==> flow/design.v <==
module id_decoder(
  instr,
  alu_op,
  imm,
  alu_a_src,
  alu_b_src,
  mem_op,
  branch_op,
  dest_src
);
  parameter INSTR_W = 32;
  parameter ALU_OP_W = (4);
  parameter WORD_W = 32;
  input [INSTR_W - 1:0] instr;
  output reg [ALU_OP_W - 1:0] alu_op;
  output reg [WORD_W - 1:0] imm;
  output reg [(2) - 1:0] alu_a_src;
  output reg [(2) - 1:0] alu_b_src;
  output reg [(4) - 1:0] mem_op;
  output reg branch_op;
  output reg [(2) - 1:0] dest_src;
  wire [6:0] opcode = (instr[6:0]);
  wire [2:0] funct3 = (instr[14:12]);
  wire [6:0] funct7 = (instr[31:25]);
  wire [16:0] opcode_rtype = 
({(instr[31:25]), (instr[14:12]), (instr[6:0])});
  wire [16:0] opcode_itype = 
({7'b0, (instr[14:12]), (instr[6:0])});
  wire [16:0] opcode_stype = 
({7'b0, (instr[14:12]), (instr[6:0])});
  wire [16:0] opcode_btype = 
({7'b0, (instr[14:12]), (instr[6:0])});
  reg [16:0] opcode_complete;
  wire [11:0] itype_imm12 = (instr[31:20]);
  wire [11:0] stype_imm12 = ({instr[31:25], instr[11:7]});
  wire [11:0] btype_imm12 = 
({instr[31], instr[7], instr[30:25], instr[11:8], 1'b0});
  always@(*) begin
    case(opcode)
      (7'b0110011): opcode_complete = opcode_rtype;
      (7'b0010011): opcode_complete = opcode_itype;
      (7'b0000011): opcode_complete = opcode_stype;
      (7'b0100011): opcode_complete = opcode_stype;
      (7'b1100011): opcode_complete = opcode_btype;
      (7'b0110111): opcode_complete = ({10'b0, (7'b0110111)});
      (7'b0010111): opcode_complete = ({10'b0, (7'b0010111)});
      (7'b1101111): opcode_complete = ({10'b0, (7'b1101111)});
      (7'b1100111): opcode_complete = ({10'b0, (7'b1100111)});
      default: opcode_complete = 0;
    endcase
  end
  always@(*) begin
    mem_op = (0);
    branch_op = 0;
    case(opcode)
      (7'b0110011): begin
        imm = {32{1'b0}};
        alu_a_src = (0);
        alu_b_src = (0);
        dest_src = (1);
      end
      (7'b0010011): begin
        imm = $signed(itype_imm12);
        alu_a_src = (0);
        alu_b_src = (1);
        dest_src = (1);
      end
      (7'b0000011): begin
        imm = $signed(itype_imm12);
        alu_a_src = (0);
        alu_b_src = (1);
        dest_src = (2);
        case(funct3)
          (3'b000): mem_op = (6);
          (3'b001): mem_op = (5);
          (3'b010): mem_op = (4);
          (3'b100): mem_op = (7);
          (3'b101): mem_op = (8);
          default: mem_op = (0);
        endcase
      end
      (7'b0100011): begin
        imm = $signed(stype_imm12);
        alu_a_src = (0);
        alu_b_src = (0);
        dest_src = (0);
        case(funct3)
          (3'b000): mem_op = (3);
          (3'b001): mem_op = (2);
          (3'b010): mem_op = (1);
          default: mem_op = (0);
        endcase
      end
      (7'b1100011): begin
        imm = $signed(btype_imm12);
        alu_a_src = (0);
        alu_b_src = (0);
        dest_src = (0);
        branch_op = 1;
      end
      (7'b0110111): begin
        imm = ({instr[31:12], 12'b0});
        alu_a_src = (2);
        alu_b_src = (1);
        dest_src = (1);
      end
      (7'b0010111): begin
        imm = ({instr[31:12], 12'b0});
        alu_a_src = (1);
        alu_b_src = (1);
        dest_src = (1);
      end
      (7'b1101111): begin
        imm = ({instr[31], instr[19:12], instr[20], instr[30:21], 
12'b0});
        alu_a_src = (2);
        alu_b_src = (3);
        dest_src = (0);
        branch_op = 1;
      end
      (7'b1100111): begin
        imm = ($signed(instr[31:20]));
        alu_a_src = (2);
        alu_b_src = (3);
        dest_src = (3);
        branch_op = 1;
      end
      default: begin
        imm = 0;
        alu_a_src = (0);
        alu_b_src = (0);
        dest_src = (0);
      end
    endcase
  end
  always@(*) begin
    case(opcode_complete)
      ({(7'b0000000), (3'b000), (7'b0110011)}), ({7'b0000000, (3'b000), (7'b0010011)}): alu_op = (0);
      ({(7'b0100000), (3'b000), (7'b0110011)}): alu_op = (6);
      ({(7'b0000000), (3'b010), (7'b0110011)}), ({7'b0000000, (3'b010), (7'b0010011)}): alu_op = (4);
      ({(7'b0000000), (3'b010), (7'b0110011)}), ({7'b0000000, (3'b011), (7'b0010011)}): alu_op = (5);
      ({(7'b0000000), (3'b100), (7'b0110011)}), ({7'b0000000, (3'b100), (7'b0010011)}): alu_op = (3);
      ({(7'b0000000), (3'b110), (7'b0110011)}), ({7'b0000000, (3'b110), (7'b0010011)}): alu_op = (2);
      ({(7'b0000000), (3'b111), (7'b0110011)}), ({7'b0000000, (3'b111), (7'b0010011)}): alu_op = (1);
      ({7'h00, (3'b000), (7'b1100011)}): alu_op = (3);
      ({7'h00, (3'b001), (7'b1100011)}): alu_op = (12);
      ({7'h00, (3'b100), (7'b1100011)}): alu_op = (10);
      ({7'h00, (3'b101), (7'b1100011)}): alu_op = (4);
      ({7'h00, (3'b110), (7'b1100011)}): alu_op = (10);
      ({7'h00, (3'b111), (7'b1100011)}): alu_op = (11);
      ({10'b0, (7'b0110111)}): alu_op = (0);
      ({10'b0, (7'b0010111)}): alu_op = (0);
      ({10'b0, (7'b1101111)}): alu_op = (0);
      ({10'b0, (7'b1100111)}): alu_op = (0);
      default: alu_op = (0);
    endcase
  end
endmodule
module alu(
  opp_a,
  opp_b,
  op,
  eval,
  zero
);
  parameter DATA_W = 32;
  localparam ALU_OP_W = (4);
  input [DATA_W - 1:0] opp_a;
  input [DATA_W - 1:0] opp_b;
  input [ALU_OP_W - 1:0] op;
  output reg [DATA_W - 1:0] eval;
  output zero;
  assign zero = (eval == 0);
  always@(*) begin
    case(op)
      (0): eval = opp_a + opp_b;
      (6): eval = opp_a - opp_b;
      (1): eval = opp_a & opp_b;
      (2): eval = opp_a | opp_b;
      (3): eval = opp_a ^ opp_b;
      (4): eval = $signed(opp_a) < $signed(opp_b);
      (5): eval = opp_a < opp_b;
      (10): eval = $signed(opp_a) >= $signed(opp_b);
      (11): eval = opp_a >= opp_b;
      (12): eval = opp_a != opp_b;
      default: eval = 0;
    endcase
  end
endmodule
module register_file(
  clk,
  aresetn,
  rd_reg_a,
  rd_reg_b,
  rd_data_a,
  rd_data_b,
  wr_en,
  wr_reg,
  wr_data
);
  parameter REG_COUNT = 32;
  parameter REG_W = 32;
  parameter REG_IDX_W = $clog2(REG_COUNT);
  input clk;
  input aresetn;
  input [REG_IDX_W - 1:0] rd_reg_a;
  input [REG_IDX_W - 1:0] rd_reg_b;
  output [REG_W - 1:0] rd_data_a;
  output [REG_W - 1:0] rd_data_b;
  input wr_en;
  input [REG_IDX_W - 1:0] wr_reg;
  input [REG_W - 1:0] wr_data;
  reg [REG_W - 1:0] registers [0:REG_COUNT - 1];
  integer i;
  always@(posedge clk) begin
    if(aresetn == 0) begin
      for(i = 0; i < REG_COUNT; i = i + 1) begin
        registers[i] <= 0;
      end
    end else if(wr_en == 1 && wr_reg != 0) begin
      registers[wr_reg] <= wr_data;
    end
  end
  assign rd_data_a = registers[rd_reg_a];
  assign rd_data_b = registers[rd_reg_b];
endmodule
module fe(
  clk,
  clr,
  stall,
  i_branch,
  i_branch_addr,
  o_pc,
  o_instr_req
);
  input clk;
  input clr;
  input stall;
  input i_branch;
  input [32 - 1:0] i_branch_addr;
  output [32 -1:0] o_pc;
  output o_instr_req;
  reg [32 - 1:0] r_pc;
  always@(posedge clk) begin
    if(clr == 1) begin
      r_pc <= 0;
    end else if(stall == 0) begin
      if (i_branch == 1) begin
        r_pc <= i_branch_addr + 32 / 8;
      end else begin
        r_pc <= r_pc + 32 / 8;
      end
    end
  end
  assign o_pc = i_branch ? i_branch_addr : r_pc;
  assign o_instr_req = ~clr;
endmodule
module id(
  clk,
  clr,
  stall,
  rf_reset,
  i_pc,
  i_instr,
  i_ex_alu_eval,
  i_ex_dest_reg,
  i_ex_dest_src,
  i_me_dest_reg,
  i_me_dest_src,
  i_me_dest_data,
  i_wb_dest_en,
  i_wb_dest_reg,
  i_wb_dest_data,
  o_pc,
  o_instr,
  o_alu_op,
  o_alu_data_a,
  o_alu_data_b,
  o_imm,
  o_mem_op,
  o_dest_src,
  o_dest_reg,
  o_branch_op,
  o_mem_hazard
);
  input clk;
  input clr;
  input stall;
  input rf_reset;
  input [32 - 1:0] i_pc;
  input [32 - 1:0] i_instr;
  wire [32 - 1:0] s_instr;
  input [$clog2(32) - 1:0] i_ex_dest_reg;
  input [(2) - 1:0] i_ex_dest_src;
  input [32 - 1:0] i_ex_alu_eval;
  input [$clog2(32) - 1:0] i_me_dest_reg;
  input [(2) - 1:0] i_me_dest_src;
  input [32 - 1:0] i_me_dest_data;
  input i_wb_dest_en;
  input [$clog2(32) - 1:0] i_wb_dest_reg;
  input [32 - 1:0] i_wb_dest_data;
  output [32 - 1:0] o_pc;
  output [32 - 1:0] o_instr;
  reg [32 - 1:0] r_pc;
  reg [32 - 1:0] r_instr;
  output [(4) - 1:0] o_alu_op;
  output reg[32 - 1:0] o_alu_data_a;
  output reg[32 - 1:0] o_alu_data_b;
  output [32 - 1:0] o_imm;
  output [(4) - 1:0] o_mem_op;
  output o_branch_op;
  output [(2) - 1:0] o_dest_src;
  output [$clog2(32) - 1:0] o_dest_reg;
  assign o_dest_reg = (s_instr[11:7]);
  output o_mem_hazard;
  wire [(2) - 1:0] s_alu_src_a;
  wire [(2) - 1:0] s_alu_src_b;
  wire [(4) - 1:0] s_mem_op;
  wire [(2) - 1:0] s_dest_src;
  wire s_branch_op;
  wire [$clog2(32) - 1:0] s_reg_a = (s_instr[19:15]);
  wire [32 - 1:0] s_reg_data_a;
  wire [$clog2(32) - 1:0] s_reg_b = (s_instr[24:20]);
  wire [32 - 1:0] s_reg_data_b;
  reg s_mem_hazard_reg_a;
  reg s_mem_hazard_reg_b;
  reg [32 - 1:0] r_temp_pc;
  reg [32 - 1:0] r_temp_instr;
  reg r_temp_valid;
  always@(posedge clk) begin
    if(clr == 1) begin
      r_pc <= 0;
      r_instr <= 0;
      r_temp_valid <= 0;
    end else begin
      if(r_temp_valid == 0) begin
        r_pc <= i_pc;
        r_instr <= i_instr;
      end
      if(stall == 1) begin
        r_temp_pc <= r_pc;
        r_temp_instr <= r_instr;
      end
      r_temp_valid <= stall;
    end
  end
  assign o_pc = r_temp_valid ? r_temp_pc : r_pc;
  assign o_instr = r_temp_valid ? r_temp_instr : r_instr;
  assign s_instr = o_instr;
  assign o_mem_hazard = s_mem_hazard_reg_a | s_mem_hazard_reg_b;
  assign o_mem_op = stall ? (0) : s_mem_op;
  assign o_dest_src = stall ? (0) : s_dest_src;
  assign o_branch_op = ~stall & s_branch_op;
  id_decoder dec(
    .instr(s_instr),
    .alu_op(o_alu_op),
    .imm(o_imm),
    .mem_op(s_mem_op),
    .alu_a_src(s_alu_src_a),
    .alu_b_src(s_alu_src_b),
    .dest_src(s_dest_src),
    .branch_op(s_branch_op)
  );
  register_file rf(
    .clk(clk),
    .aresetn(rf_reset),
    .rd_reg_a(s_reg_a),
    .rd_reg_b(s_reg_b),
    .rd_data_a(s_reg_data_a),
    .rd_data_b(s_reg_data_b),
    .wr_en(i_wb_dest_en),
    .wr_reg(i_wb_dest_reg),
    .wr_data(i_wb_dest_data)
  );
  function [32 - 1:0] fwd_alu_data;
    input [$clog2(32) - 1:0] reg_num;
    input [32 - 1:0] reg_data;
  begin
    if(reg_num != 0 && reg_num == i_ex_dest_reg &&
      i_ex_dest_src == (1)) begin
      fwd_alu_data = i_ex_alu_eval;
    end else if(reg_num != 0 && reg_num == i_me_dest_reg &&
      i_me_dest_src != (0)) begin
      fwd_alu_data = i_me_dest_data;
    end else if(reg_num != 0 && reg_num == i_wb_dest_reg &&
      i_wb_dest_en == 1) begin
      fwd_alu_data = i_wb_dest_data;
    end else begin
      fwd_alu_data = reg_data;
    end
  end
  endfunction
  function mem_hazard_stall;
    input [$clog2(32) - 1:0] reg_num;
  begin
    if(reg_num != 0 && reg_num == i_ex_dest_reg &&
      i_ex_dest_src == (2)) begin
      mem_hazard_stall = 1;
    end else begin
      mem_hazard_stall = 0;
    end
  end
  endfunction
  always@(*) begin
    s_mem_hazard_reg_a = 0;
    case(s_alu_src_a)
      (0): begin
        o_alu_data_a = fwd_alu_data(s_reg_a, s_reg_data_a);
        s_mem_hazard_reg_a = mem_hazard_stall(s_reg_a);
      end
      (1): o_alu_data_a = r_pc;
      (2): o_alu_data_a = 0;
      default: o_alu_data_a = 0;
    endcase
    s_mem_hazard_reg_b = 0;
    case(s_alu_src_b)
      (0): begin
        o_alu_data_b = fwd_alu_data(s_reg_b, s_reg_data_b);
        s_mem_hazard_reg_b = mem_hazard_stall(s_reg_b);
      end
      (1): o_alu_data_b = o_imm;
      (2): o_alu_data_b = 32 / 8;
      (3): o_alu_data_b = 0;
      default: o_alu_data_b = 0;
    endcase
  end
endmodule
module ex(
  clk,
  clr,
  stall,
  i_pc,
  i_instr,
  i_alu_op,
  i_alu_data_a,
  i_alu_data_b,
  i_imm,
  i_mem_op,
  i_dest_src,
  i_dest_reg,
  i_branch_op,
  o_pc,
  o_instr,
  o_dest_src,
  o_dest_reg,
  o_alu_eval,
  o_mem_op,
  o_mem_req_addr,
  o_mem_req_wr_data,
  o_mem_req_wr_en,
  o_mem_req_count,
  o_branch,
  o_branch_addr
);
  input clk;
  input clr;
  input stall;
  input [32 - 1:0] i_pc;
  input [32 - 1:0] i_instr;
  input [(4) - 1:0] i_alu_op;
  input [32 - 1:0] i_alu_data_a;
  input [32 - 1:0] i_alu_data_b;
  input [32 - 1:0] i_imm;
  input [(4) - 1:0] i_mem_op;
  input [(2) - 1:0] i_dest_src;
  input [$clog2(32) - 1:0] i_dest_reg;
  input i_branch_op;
  reg [32 - 1:0] r_pc;
  reg [32 - 1:0] r_instr;
  reg [(4) - 1:0] r_alu_op;
  reg [32 - 1:0] r_alu_data_a;
  reg [32 - 1:0] r_alu_data_b;
  reg [32 - 1:0] r_imm;
  reg [(4) - 1:0] r_mem_op;
  reg [(2) - 1:0] r_dest_src;
  reg [$clog2(32) - 1:0] r_dest_reg;
  reg r_branch_op;
  wire [32 - 1:0] s_alu_eval;
  wire s_alu_zero;
  output [32 - 1:0] o_pc;
  output [32 - 1:0] o_instr;
  output [(2) - 1:0] o_dest_src;
  output [$clog2(32) - 1:0] o_dest_reg;
  output [32 - 1:0] o_alu_eval;
  output [(4) - 1:0] o_mem_op;
  output [32 - 1:0] o_mem_req_addr;
  output [32 - 1:0] o_mem_req_wr_data;
  output reg o_mem_req_wr_en;
  output reg [(2) - 1:0] o_mem_req_count;
  output o_branch;
  output [32 - 1:0] o_branch_addr;
  assign o_pc = r_pc;
  assign o_instr = r_instr;
  assign o_dest_src = r_dest_src;
  assign o_dest_reg = r_dest_reg;
  assign o_alu_eval = s_alu_eval;
  assign o_mem_op = r_mem_op;
  assign o_branch = s_alu_zero & r_branch_op;
  assign o_branch_addr = r_pc + r_imm;
  always@(posedge clk) begin
    if(clr == 1) begin
      r_pc <= 0;
      r_instr <= 0;
      r_alu_op <= (0);
      r_alu_data_a <= 0;
      r_alu_data_b <= 0;
      r_imm <= 0;
      r_mem_op <= (0);
      r_dest_src <= (0);
      r_dest_reg <= 0;
      r_branch_op <= 0;
    end else if(stall == 0) begin
      r_pc <= i_pc;
      r_instr <= i_instr;
      r_alu_op <= i_alu_op;
      r_mem_op <= i_mem_op;
      r_alu_data_a <= i_alu_data_a;
      r_alu_data_b <= i_alu_data_b;
      r_imm <= i_imm;
      r_dest_src <= i_dest_src;
      r_dest_reg <= i_dest_reg;
      r_branch_op <= i_branch_op;
    end
  end
  alu comp(
    .opp_a(r_alu_data_a),
    .opp_b(r_alu_data_b),
    .op(r_alu_op),
    .eval(s_alu_eval),
    .zero(s_alu_zero)
  );
  assign o_mem_req_addr = r_imm + r_alu_data_a;
  assign o_mem_req_wr_data = r_alu_data_b;
  always@(*) begin
    case(r_mem_op)
      (1): begin
        o_mem_req_count = (3);
        o_mem_req_wr_en = 1;
      end
      (2): begin
        o_mem_req_count = (2);
        o_mem_req_wr_en = 1;
      end
      (3): begin
        o_mem_req_count = (1);
        o_mem_req_wr_en = 1;
      end
      (4): begin
        o_mem_req_count = (3);
        o_mem_req_wr_en = 0;
      end
      (5): begin
        o_mem_req_count = (2);
        o_mem_req_wr_en = 0;
      end
      (6): begin
        o_mem_req_count = (1);
        o_mem_req_wr_en = 0;
      end
      (8): begin
        o_mem_req_count = (2);
        o_mem_req_wr_en = 0;
      end
      (7): begin
        o_mem_req_count = (1);
        o_mem_req_wr_en = 0;
      end
      default: begin
        o_mem_req_count = (0);
        o_mem_req_wr_en = 0;
      end
    endcase
  end
endmodule
module me(
  clk,
  clr,
  stall,
  i_pc,
  i_instr,
  i_dest_src,
  i_dest_reg,
  i_alu_eval,
  i_mem_read,
  i_mem_op,
  o_pc,
  o_instr,
  o_dest_src,
  o_dest_reg,
  o_dest_data
);
  input clk;
  input clr;
  input stall;
  input [32 - 1:0] i_pc;
  input [32 - 1:0] i_instr;
  input [(2) - 1:0] i_dest_src;
  input [$clog2(32) - 1:0] i_dest_reg;
  input [32 - 1:0] i_alu_eval;
  input [32 - 1:0] i_mem_read;
  input [(4) -1:0] i_mem_op;
  reg [32 - 1:0] r_pc;
  reg [32 - 1:0] r_instr;
  reg [(2) - 1:0] r_dest_src;
  reg [$clog2(32) - 1:0] r_dest_reg;
  reg [32 - 1:0] r_alu_eval;
  reg [32 - 1:0] r_mem_read;
  reg [32 - 1:0] s_final_mem_read;
  output [32 - 1:0] o_pc;
  output [32 - 1:0] o_instr;
  output [(2) - 1:0] o_dest_src;
  output [$clog2(32) - 1:0] o_dest_reg;
  output reg [32 - 1:0] o_dest_data;
  assign o_pc = r_pc;
  assign o_instr = r_instr;
  assign o_dest_src = r_dest_src;
  assign o_dest_reg = r_dest_reg;
  always@(posedge clk) begin
    if(clr == 1) begin
      r_pc <= 0;
      r_instr <= 0;
      r_dest_src <= 0;
      r_dest_reg <= 0;
      r_alu_eval <= 0;
      r_mem_read <= 0;
    end else if(stall == 0) begin
      r_pc <= i_pc;
      r_instr <= i_instr;
      r_dest_src <= i_dest_src;
      r_dest_reg <= i_dest_reg;
      r_alu_eval <= i_alu_eval;
      r_mem_read <= i_mem_read;
    end
  end
  always@(*) begin
    if(i_mem_op == (7) || i_mem_op == (8)) begin
      s_final_mem_read = i_mem_read;
    end else begin
      s_final_mem_read = $signed(i_mem_read);
    end
    case(r_dest_src)
      (0): o_dest_data = 0;
      (1): o_dest_data = r_alu_eval;
      (2): o_dest_data = s_final_mem_read;
      (3): o_dest_data = r_pc + 32 / 8;
      default: o_dest_data = 0;
    endcase
  end
endmodule
module wb(
  clk,
  clr,
  i_pc,
  i_instr,
  i_dest_src,
  i_dest_reg,
  i_dest_data,
  o_pc,
  o_instr,
  o_dest_en,
  o_dest_reg,
  o_dest_data
);
  input clk;
  input clr;
  input [32 - 1:0] i_pc;
  input [32 - 1:0] i_instr;
  input [(2) - 1:0] i_dest_src;
  input [$clog2(32) - 1:0] i_dest_reg;
  input [32 - 1:0] i_dest_data;
  reg [32 - 1:0] r_pc;
  reg [32 - 1:0] r_instr;
  reg [(2) - 1:0] r_dest_src;
  reg [$clog2(32) - 1:0] r_dest_reg;
  reg [32 - 1:0] r_dest_data;
  output [32 - 1:0] o_pc;
  output [32 - 1:0] o_instr;
  output o_dest_en;
  output [$clog2(32) - 1:0] o_dest_reg;
  output [32 - 1:0] o_dest_data;
  assign o_pc = r_pc;
  assign o_instr = r_instr;
  assign o_dest_en = r_dest_src != (0);
  assign o_dest_reg = r_dest_reg;
  assign o_dest_data = r_dest_data;
  always@(posedge clk) begin
    if(clr == 1) begin
      r_pc <= 0;
      r_instr <= 0;
      r_dest_src <= (0);
      r_dest_reg <= 0;
      r_dest_data <= 0;
    end else begin
      r_pc <= i_pc;
      r_instr <= i_instr;
      r_dest_src <= i_dest_src;
      r_dest_reg <= i_dest_reg;
      r_dest_data <= i_dest_data;
    end
  end
endmodule
module pipeline(
  clk,
  resetn,
  o_instr_req_addr,
  o_instr_req_en,
  i_instr_res_data,
  o_mem_req_addr,
  o_mem_req_wr_data,
  o_mem_req_wr_en,
  o_mem_req_count,
  i_mem_res_rd_data,
  i_mem_res_code
);
  input clk;
  input resetn;
  output [32 - 1:0] o_instr_req_addr;
  output o_instr_req_en;
  input [32 - 1:0] i_instr_res_data;
  output [32 - 1:0] o_mem_req_addr;
  output [32 - 1:0] o_mem_req_wr_data;
  output o_mem_req_wr_en;
  output [(2) - 1:0] o_mem_req_count;
  input [32 - 1:0] i_mem_res_rd_data;
  input [(3) - 1:0] i_mem_res_code;
  wire fe_clr;
  wire fe_stall;
  wire fe_branch;
  wire [32 - 1:0] fe_branch_addr;
  wire [32 - 1:0] fe_pc;
  wire id_clr;
  wire id_stall;
  wire [32 - 1:0] id_pc;
  wire [32 - 1:0] id_instr;
  wire [(4) - 1:0] id_alu_op;
  wire [32 - 1:0] id_alu_data_a;
  wire [32 - 1:0] id_alu_data_b;
  wire [32 - 1:0] id_imm;
  wire [(4) - 1:0] id_mem_op;
  wire [(2) - 1:0] id_dest_src;
  wire [$clog2(32) - 1:0] id_dest_reg;
  wire id_branch_op;
  wire id_mem_hazard;
  wire ex_clr;
  wire ex_stall;
  wire [32 - 1:0] ex_pc;
  wire [32 - 1:0] ex_instr;
  wire [32 - 1:0] ex_alu_eval;
  wire [(2) - 1:0] ex_dest_src;
  wire [$clog2(32) - 1:0] ex_dest_reg;
  wire [(4) - 1:0] ex_mem_op;
  wire me_clr;
  wire me_stall;
  wire [32 - 1:0] me_pc;
  wire [32 - 1:0] me_instr;
  wire [(2) - 1:0] me_dest_src;
  wire [$clog2(32) - 1:0] me_dest_reg;
  wire [32 - 1:0] me_dest_data;
  wire wb_clr;
  wire wb_stall;
  wire wb_dest_en;
  wire [$clog2(32) - 1:0] wb_dest_reg;
  wire [32 - 1:0] wb_dest_data;
  assign fe_clr = ~resetn;
  assign id_clr = ~resetn | fe_branch;
  assign ex_clr = ~resetn | fe_branch;
  assign me_clr = ~resetn;
  assign wb_clr = ~resetn;
  assign fe_stall = id_mem_hazard;
  assign id_stall = id_mem_hazard;
  assign ex_stall = 0;
  assign me_stall = 0;
  assign wb_stall = 0;
  assign o_instr_req_addr = fe_pc;
  fe p0(
    .clk(clk),
    .clr(fe_clr),
    .stall(fe_stall),
    .i_branch(fe_branch),
    .i_branch_addr(fe_branch_addr),
    .o_pc(fe_pc),
    .o_instr_req(o_instr_req_en)
  );
  reg [32 - 1:0] fe_pc_delay;
  always@(posedge clk) begin
    fe_pc_delay <= fe_pc;
  end
  id p1(
    .clk(clk),
    .clr(id_clr),
    .stall(id_stall),
    .rf_reset(resetn),
    .i_pc(fe_pc_delay),
    .i_instr(i_instr_res_data),
    .i_ex_dest_reg(ex_dest_reg),
    .i_ex_dest_src(ex_dest_src),
    .i_ex_alu_eval(ex_alu_eval),
    .i_me_dest_reg(me_dest_reg),
    .i_me_dest_src(me_dest_src),
    .i_me_dest_data(me_dest_data),
    .i_wb_dest_en(wb_dest_en),
    .i_wb_dest_reg(wb_dest_reg),
    .i_wb_dest_data(wb_dest_data),
    .o_pc(id_pc),
    .o_instr(id_instr),
    .o_alu_op(id_alu_op),
    .o_alu_data_a(id_alu_data_a),
    .o_alu_data_b(id_alu_data_b),
    .o_imm(id_imm),
    .o_mem_op(id_mem_op),
    .o_dest_src(id_dest_src),
    .o_dest_reg(id_dest_reg),
    .o_branch_op(id_branch_op),
    .o_mem_hazard(id_mem_hazard)
  );
  ex p2(
    .clk(clk),
    .clr(ex_clr),
    .stall(ex_stall),
    .i_pc(id_pc),
    .i_instr(id_instr),
    .i_alu_op(id_alu_op),
    .i_alu_data_a(id_alu_data_a),
    .i_alu_data_b(id_alu_data_b),
    .i_imm(id_imm),
    .i_mem_op(id_mem_op),
    .i_dest_src(id_dest_src),
    .i_dest_reg(id_dest_reg),
    .i_branch_op(id_branch_op),
    .o_pc(ex_pc),
    .o_instr(ex_instr),
    .o_dest_src(ex_dest_src),
    .o_dest_reg(ex_dest_reg),
    .o_alu_eval(ex_alu_eval),
    .o_mem_op(ex_mem_op),
    .o_mem_req_addr(o_mem_req_addr),
    .o_mem_req_wr_data(o_mem_req_wr_data),
    .o_mem_req_wr_en(o_mem_req_wr_en),
    .o_mem_req_count(o_mem_req_count),
    .o_branch(fe_branch),
    .o_branch_addr(fe_branch_addr)
  );
  me p3(
    .clk(clk),
    .clr(me_clr),
    .stall(me_stall),
    .i_pc(ex_pc),
    .i_instr(ex_instr),
    .i_dest_src(ex_dest_src),
    .i_dest_reg(ex_dest_reg),
    .i_alu_eval(ex_alu_eval),
    .i_mem_read(i_mem_res_rd_data),
    .i_mem_op(ex_mem_op),
    .o_pc(me_pc),
    .o_instr(me_instr),
    .o_dest_src(me_dest_src),
    .o_dest_reg(me_dest_reg),
    .o_dest_data(me_dest_data)
  );
  wb p4(
    .clk(clk),
    .clr(wb_clr),
    .i_pc(me_pc),
    .i_instr(me_instr),
    .i_dest_src(me_dest_src),
    .i_dest_reg(me_dest_reg),
    .i_dest_data(me_dest_data),
    .o_dest_en(wb_dest_en),
    .o_dest_reg(wb_dest_reg),
    .o_dest_data(wb_dest_data)
  );
endmodule
Wiki page: pipeline / tool data

* Step by step through the tools: pipeline
Tool output for the design above before and after an edit, in the order of the flow.
"unedited" refers to lines of the RTL above, "edited" to lines of the edited file.
"change": "edited" minus "unedited" as printed here. "rel. change": 100 x difference / "unedited".
Operators: Yosys type, input widths -> output width; for muxes data width and select width s.
Cell names lack the library's common part.
Not given: -
- Design top :: pipeline
- Clock port :: clk
- Standard-cell library :: sky130hd
- Library corner :: tt_025C_1v80

* Diff
The edit as a unified diff against the file above.
A script made this edit. It changes what the design does and was not meant as an optimisation.
#+begin_src diff
@@ -91,11 +91,4 @@
           default: mem_op = (0);
         endcase
-      end
-      (7'b1100011): begin
-        imm = $signed(btype_imm12);
-        alu_a_src = (0);
-        alu_b_src = (0);
-        dest_src = (0);
-        branch_op = 1;
       end
       (7'b0110111): begin
#+end_src

* Word level
Counts by Yosys on the flattened word-level netlist (proc, flatten, opt, wreduce; memories kept). Print and check cells are left out.
Memory sizes are those after Yosys's memory passes, which may raise the word count (mostly to a power of two), join words into wider ones and drop unused or constant bits.
** Bit counts
- bits in registers :: unedited 443, edited 443, change 0, rel. change 0.00%
- latch bits :: unedited 0, edited 0, change 0
- RAM bits :: unedited 1024, edited 1024, change 0, rel. change 0.00%
- ROM bits :: unedited 48, edited 48, change 0, rel. change 0.00%
- memories :: unedited 2, edited 2, change 0, rel. change 0.00%
- input port bits :: unedited 69, edited 69, change 0, rel. change 0.00%
- output and inout bits :: unedited 100, edited 100, change 0, rel. change 0.00%
- elaborated cells :: unedited 177, edited 176, change -1, rel. change -0.56%
** Cells by class
- $add $sub $neg :: unedited 7, edited 7, change 0, rel. change 0.00%
- multiply operators :: unedited 0, edited 0, change 0
- div/mod/pow operators :: unedited 0, edited 0, change 0
- magnitude comparators :: unedited 4, edited 4, change 0, rel. change 0.00%
- eq/ne operators :: unedited 54, edited 54, change 0, rel. change 0.00%
- shifts and indexed selects :: unedited 0, edited 0, change 0
- muxes and demuxes :: unedited 36, edited 36, change 0, rel. change 0.00%
- bitwise operators :: unedited 10, edited 10, change 0, rel. change 0.00%
- reduce/logical cells :: unedited 42, edited 41, change -1, rel. change -2.38%
** Operators by type and width
- $reduce_or 3->1 :: unedited 6, edited 5, change -1, rel. change -16.67%
- $pmux 32 s4 :: unedited 2, edited 3, change +1, rel. change +50.00%
- $pmux 32 s5 :: unedited 1, edited 0, change -1, rel. change -100.00%
Unchanged operator kinds not shown: 54.

* Depth
Longest topological path by Yosys (ltp), each cell counted once; first at word level (registers and memories cut), then after technology mapping (sequential cells cut; the memories' decode and read muxes count).
** Logic depth
- depth in word-level cells :: unedited 10, edited 10, change 0, rel. change 0.00%
- ABC_AREA :: unedited 0, edited 0
- depth in mapped cells :: unedited 30, edited 31, change +1, rel. change +3.33%
- depth with buffers taken out :: unedited 26, edited 27, change +1, rel. change +3.85%

* After synthesis
Source: synth_stat.txt of the flow (Yosys; design flattened, memories mapped). It holds for the ABC_AREA given above (unset counts as 0); a run with the other value may have another netlist.
** Cells by type
- nand2_1 :: unedited 1515, edited 2298, change +783, rel. change +51.68%
- nand3_1 :: unedited 832, edited 1109, change +277, rel. change +33.29%
- mux4_2 :: unedited 256, edited 0, change -256, rel. change -100.00%
- a311oi_1 :: unedited 168, edited 327, change +159, rel. change +94.64%
- clkbuf_1 :: unedited 639, edited 745, change +106, rel. change +16.59%
- a21oi_1 :: unedited 222, edited 302, change +80, rel. change +36.04%
- and3_1 :: unedited 92, edited 162, change +70, rel. change +76.09%
- a31oi_1 :: unedited 55, edited 87, change +32, rel. change +58.18%
- nor2_1 :: unedited 497, edited 470, change -27, rel. change -5.43%
- o32ai_1 :: unedited 26, edited 6, change -20, rel. change -76.92%
- a221oi_1 :: unedited 8, edited 27, change +19, rel. change +237.50%
- o31ai_1 :: unedited 33, edited 15, change -18, rel. change -54.55%
- a211oi_1 :: unedited 43, edited 26, change -17, rel. change -39.53%
- mux2_2 :: unedited 40, edited 57, change +17, rel. change +42.50%
- nand2b_1 :: unedited 18, edited 33, change +15, rel. change +83.33%
- nand4_1 :: unedited 49, edited 35, change -14, rel. change -28.57%
- a21o_1 :: unedited 45, edited 31, change -14, rel. change -31.11%
- nor3_1 :: unedited 54, edited 41, change -13, rel. change -24.07%
Unchanged cell types not shown: 20.
Not every row of either side is listed.
** Synthesis totals
- cell count :: unedited 8542, edited 9721, change +1179, rel. change +13.80%
- synthesis area (um2) :: unedited 83667.7, edited 84683.7, change +1016.0, rel. change +1.21%
- sequential part of the area (um2) :: unedited 40438.8, edited 40438.8, change 0.0, rel. change 0.00%
- flip-flops :: unedited 1476, edited 1476, change 0, rel. change 0.00%
- buffer cells :: unedited 729, edited 831, change +102, rel. change +13.99%
The figures by module come from a second, unflattened synthesis with its own total; it is not the netlist above.
** Unflattened totals
- cells (unflattened synthesis) :: unedited 8748, edited 8729, change -19, rel. change -0.22%
- area (unflattened synthesis) (um2) :: unedited 91860.6, edited 91661.7, change -198.9, rel. change -0.22%
Rows give one instance, submodules left out.
** By module, unedited
- register_file :: instances 1, cells 4609, area 55694.7 um2
- ex :: instances 1, cells 1050, area 9596.7 um2
- id :: instances 1, cells 929, area 8848.5 um2
- alu :: instances 1, cells 958, area 6242.2 um2
- me :: instances 1, cells 501, area 4658.2 um2
- wb :: instances 1, cells 218, area 2813.9 um2
- fe :: instances 1, cells 311, area 2429.8 um2
- id_decoder :: instances 1, cells 137, area 922.1 um2
- pipeline :: instances 1, cells 35, area 654.4 um2
** By module, edited
- register_file :: instances 1, cells 4609, area 55644.6 um2
- ex :: instances 1, cells 1050, area 9596.7 um2
- id :: instances 1, cells 929, area 8848.5 um2
- alu :: instances 1, cells 958, area 6242.2 um2
- me :: instances 1, cells 501, area 4658.2 um2
- wb :: instances 1, cells 218, area 2813.9 um2
- fe :: instances 1, cells 311, area 2429.8 um2
- id_decoder :: instances 1, cells 118, area 773.2 um2
- pipeline :: instances 1, cells 35, area 654.4 um2

* Path before layout
OpenSTA on the mapped netlist: ideal clock, no wires. The path of least setup slack (recovery checks aside). Input and output delay are each 20% of the period. Register names are those of the netlist, which keeps one name where synthesis merged equal registers.
** Timing path after synthesis
- path type :: unedited register -> register, edited register -> register
- start :: unedited register p2.r_alu_data_b[1], edited register p2.r_alu_data_b[16]
- end :: unedited register p1.r_temp_instr[0], edited register p1.r_temp_instr[0]
- period (ns) :: unedited 10.5, edited 10.5, change 0.0, rel. change 0.00%
- library setup time (ns) :: unedited 0.487, edited 0.487, change 0.000
- arrival (ns) :: unedited 6.320, edited 6.614, change +0.294, rel. change +4.65%
- required time (ns) :: unedited 10.013, edited 10.013, change 0.000, rel. change 0.00%
- path slack (ns) :: unedited 3.693, edited 3.400, change -0.293
- delay of the path (ns) :: unedited 6.807, edited 7.101, change +0.294, rel. change +4.32%
- driving pins on the path :: unedited 19, edited 18, change -1, rel. change -5.26%
- period reached after synthesis (ns) :: unedited 6.807, edited 7.1, change +0.293, rel. change +4.30%
"delay of the path" = arrival - input delay + setup time.
"driving pins on the path" counts driving pins, that of a launching flip-flop among them; a cell with two outputs on the path counts twice.
"period reached after synthesis" is the clock period less the worst setup slack; recovery checks do not enter. This is arithmetic on one report: input and output delays are still those of the set period (20% each).
Between the ends stands the longest chain of elaborated cells between them, by number of cells; it is not shown to be the way that was timed. Of several equally long chains one is given.
Each line given opens the expression or statement behind the cell; cells for indexed reads and writes are added by Yosys, which also makes memories of some case tables.
Between the ends, after synthesis, unedited:
- Cells stage by stage :: dfxtp_1 inv_1 ha_1 a211oi_1 or3_1 a211oi_1 or3_1 a21boi_1 nor3_1 nor3_1 o22ai_1 and3_1 and4_1 buf_2 nand3_1 nand2_1 clkbuf_1 clkbuf_1 nor2_1
- Length of the longest elaborated chain :: 7
- Elaborated cells on any way between the ends :: 16
** Ends and longest elaborated chain, after synthesis, unedited
- from (decl) :: RTL line 472 : reg [32 - 1:0] r_alu_data_b;
- from (assign) :: RTL line 506 : r_alu_data_b <= 0;
- from (assign) :: RTL line 518 : r_alu_data_b <= i_alu_data_b;
- $ge 32x32->1 :: RTL line 184
- $pmux 32 s10 :: RTL line 175 : case(op)
- $logic_not 32->1 :: RTL line 173
- $and 1x1->1 :: RTL line 498 : assign o_branch = s_alu_zero & r_branch_op;
- $or 1x1->1 :: RTL line 765 : assign id_clr = ~resetn | fe_branch;
- $not 1->1
- $reduce_and 2->1
- to (assign) :: RTL line 342 : r_temp_instr <= r_instr;
- to (decl) :: RTL line 328 : reg [32 - 1:0] r_temp_instr;
Between the ends, after synthesis, edited:
- Cells stage by stage :: dfxtp_1 inv_1 ha_1 clkbuf_1 or4_1 nor3_1 nand4_1 a311oi_1 o21ai_0 or4b_2 nand4_1 nor4b_2 nand2_4 buf_4 nand2_1 buf_2 buf_1 nor2_1
- Length of the longest elaborated chain :: 7
- Elaborated cells on any way between the ends :: 16
** Ends and longest elaborated chain, after synthesis, edited
- from (decl) :: RTL line 465 : reg [32 - 1:0] r_alu_data_b;
- from (assign) :: RTL line 499 : r_alu_data_b <= 0;
- from (assign) :: RTL line 511 : r_alu_data_b <= i_alu_data_b;
- $ge 32x32->1 :: RTL line 177
- $pmux 32 s10 :: RTL line 168 : case(op)
- $logic_not 32->1 :: RTL line 166
- $and 1x1->1 :: RTL line 491 : assign o_branch = s_alu_zero & r_branch_op;
- $or 1x1->1 :: RTL line 758 : assign id_clr = ~resetn | fe_branch;
- $not 1->1
- $reduce_and 2->1
- to (assign) :: RTL line 335 : r_temp_instr <= r_instr;
- to (decl) :: RTL line 321 : reg [32 - 1:0] r_temp_instr;

* Worst path after layout
Path of least setup slack in the final report of the runs of pair 1 (OpenROAD, finished layout, wires in). Where an end is a register, its clock arrival counts in the times.
** Timing path post-layout
- path type :: unedited register -> output, edited register -> output
- start :: unedited register p2.r_alu_data_a[1], edited register p2.r_alu_data_a[0]
- end :: unedited output o_instr_req_addr[1], edited output o_instr_req_addr[10]
- period (ns) :: unedited 9.79, edited 9.79, change 0.00, rel. change 0.00%
- output delay (ns) :: unedited 1.96, edited 1.96, change 0.00, rel. change 0.00%
- arrival (ns) :: unedited 7.44, edited 7.30, change -0.14, rel. change -1.88%
- required time (ns) :: unedited 7.83, edited 7.83, change 0.00, rel. change 0.00%
- path slack (ns) :: unedited 0.40, edited 0.54, change +0.14
- driving pins on the path :: unedited 17, edited 20, change +3, rel. change +17.65%
Between the ends stands the longest chain of elaborated cells between them, by number of cells; it is not shown to be the way that was timed. Of several equally long chains one is given.
Between the ends, post-layout, unedited:
- Cells stage by stage :: dfxtp_1 inv_1 ha_1 o21bai_1 o211ai_1 a31oi_2 a211oi_2 o31ai_2 a21oi_2 o41ai_1 o21ai_0 o41ai_1 and3_1 nand3_1 buf_4 o21ai_0 clkdlybuf4s50_1
- Length of the longest elaborated chain :: 5
- Elaborated cells on any way between the ends :: 14
- RTL lines with such cells :: 14
** Ends and longest elaborated chain, post-layout, unedited
- from (decl) :: RTL line 471 : reg [32 - 1:0] r_alu_data_a;
- from (assign) :: RTL line 505 : r_alu_data_a <= 0;
- from (assign) :: RTL line 517 : r_alu_data_a <= i_alu_data_a;
- $ge 32x32->1 :: RTL line 184
- $pmux 32 s10 :: RTL line 175 : case(op)
- $logic_not 32->1 :: RTL line 173
- $and 1x1->1 :: RTL line 498 : assign o_branch = s_alu_zero & r_branch_op;
- $mux 32 :: RTL line 255 : assign o_pc = i_branch ? i_branch_addr : r_pc;
- to (decl) :: RTL line 717 : output [32 - 1:0] o_instr_req_addr;
Between the ends, post-layout, edited:
- Cells stage by stage :: dfxtp_1 inv_1 ha_1 inv_1 fa_1 nor3b_1 o31ai_2 nand2_1 a311oi_2 buf_4 a311oi_1 a2111oi_2 o22ai_1 nand4b_1 or4_4 nor4_4 nand2_4 buf_12 o21ai_0 clkdlybuf4s50_1
- Length of the longest elaborated chain :: 5
- Elaborated cells on any way between the ends :: 14
- RTL lines with such cells :: 14
** Ends and longest elaborated chain, post-layout, edited
- from (decl) :: RTL line 464 : reg [32 - 1:0] r_alu_data_a;
- from (assign) :: RTL line 498 : r_alu_data_a <= 0;
- from (assign) :: RTL line 510 : r_alu_data_a <= i_alu_data_a;
- $ge 32x32->1 :: RTL line 177
- $pmux 32 s10 :: RTL line 168 : case(op)
- $logic_not 32->1 :: RTL line 166
- $and 1x1->1 :: RTL line 491 : assign o_branch = s_alu_zero & r_branch_op;
- $mux 32 :: RTL line 248 : assign o_pc = i_branch ? i_branch_addr : r_pc;
- to (decl) :: RTL line 710 : output [32 - 1:0] o_instr_req_addr;

* Layout results
Runs of the flow (Yosys, OpenROAD) on both versions; the two runs of a pair have the same settings. The constraints put input and output delay at 20% of the set period each and load the outputs with 0.01 pF.
Settings, pair 1:
- period_ns :: 9.79
- CAP_MARGIN :: 20
- CORE_MARGIN :: 2
- CORE_UTILIZATION :: 40
- SLEW_MARGIN :: 20
** Measured results, pair 1
- area of the synthesized netlist (um2) :: unedited 83667.7, edited 84683.7, change +1016.0, rel. change +1.21%
- overall die area (um2) :: unedited 212844.0, edited 215407.0, change +2563.0, rel. change +1.20%
- post-route utilization (%) :: unedited 45.2, edited 45.2, change 0.0
- setup slack of the critical path (ns) :: unedited 0.397, edited 0.536, change +0.139
- total negative slack (ns) :: unedited 0.000, edited 0.000, change 0.000
- lowest hold slack (ns) :: unedited 0.456, edited 0.456, change 0.000
- overall power (uW) :: unedited 15356, edited 15585, change +229, rel. change +1.49%
Settings, pair 2:
- CELL_PAD_IN_SITES_GLOBAL_PLACEMENT :: 1
- CORE_ASPECT_RATIO :: 1.07
- CORE_UTILIZATION :: 26
- CTS_CLUSTER_SIZE :: 12
- MAX_ROUTING_LAYER :: met5
- PLACE_DENSITY :: 0.54
- SETUP_SLACK_MARGIN :: 0.37
- SLEW_MARGIN :: 15
- period_ns :: 6.76
- CAP_MARGIN :: 20
- CORE_MARGIN :: 2
** Measured results, pair 2
- area of the synthesized netlist (um2) :: unedited 83667.7, edited 84683.7, change +1016.0, rel. change +1.21%
- overall die area (um2) :: unedited 326355.0, edited 330292.0, change +3937.0, rel. change +1.21%
- post-route utilization (%) :: unedited 31.3, edited 31.4, change +0.1
- setup slack of the critical path (ns) :: unedited -0.299, edited -0.381, change -0.082
- total negative slack (ns) :: unedited -5.701, edited -9.765, change -4.064
- lowest hold slack (ns) :: unedited 0.436, edited 0.461, change +0.025
- overall power (uW) :: unedited 23414, edited 24155, change +741, rel. change +3.16%
"overall power" is the tool's figure for a default switching activity; nothing was simulated.
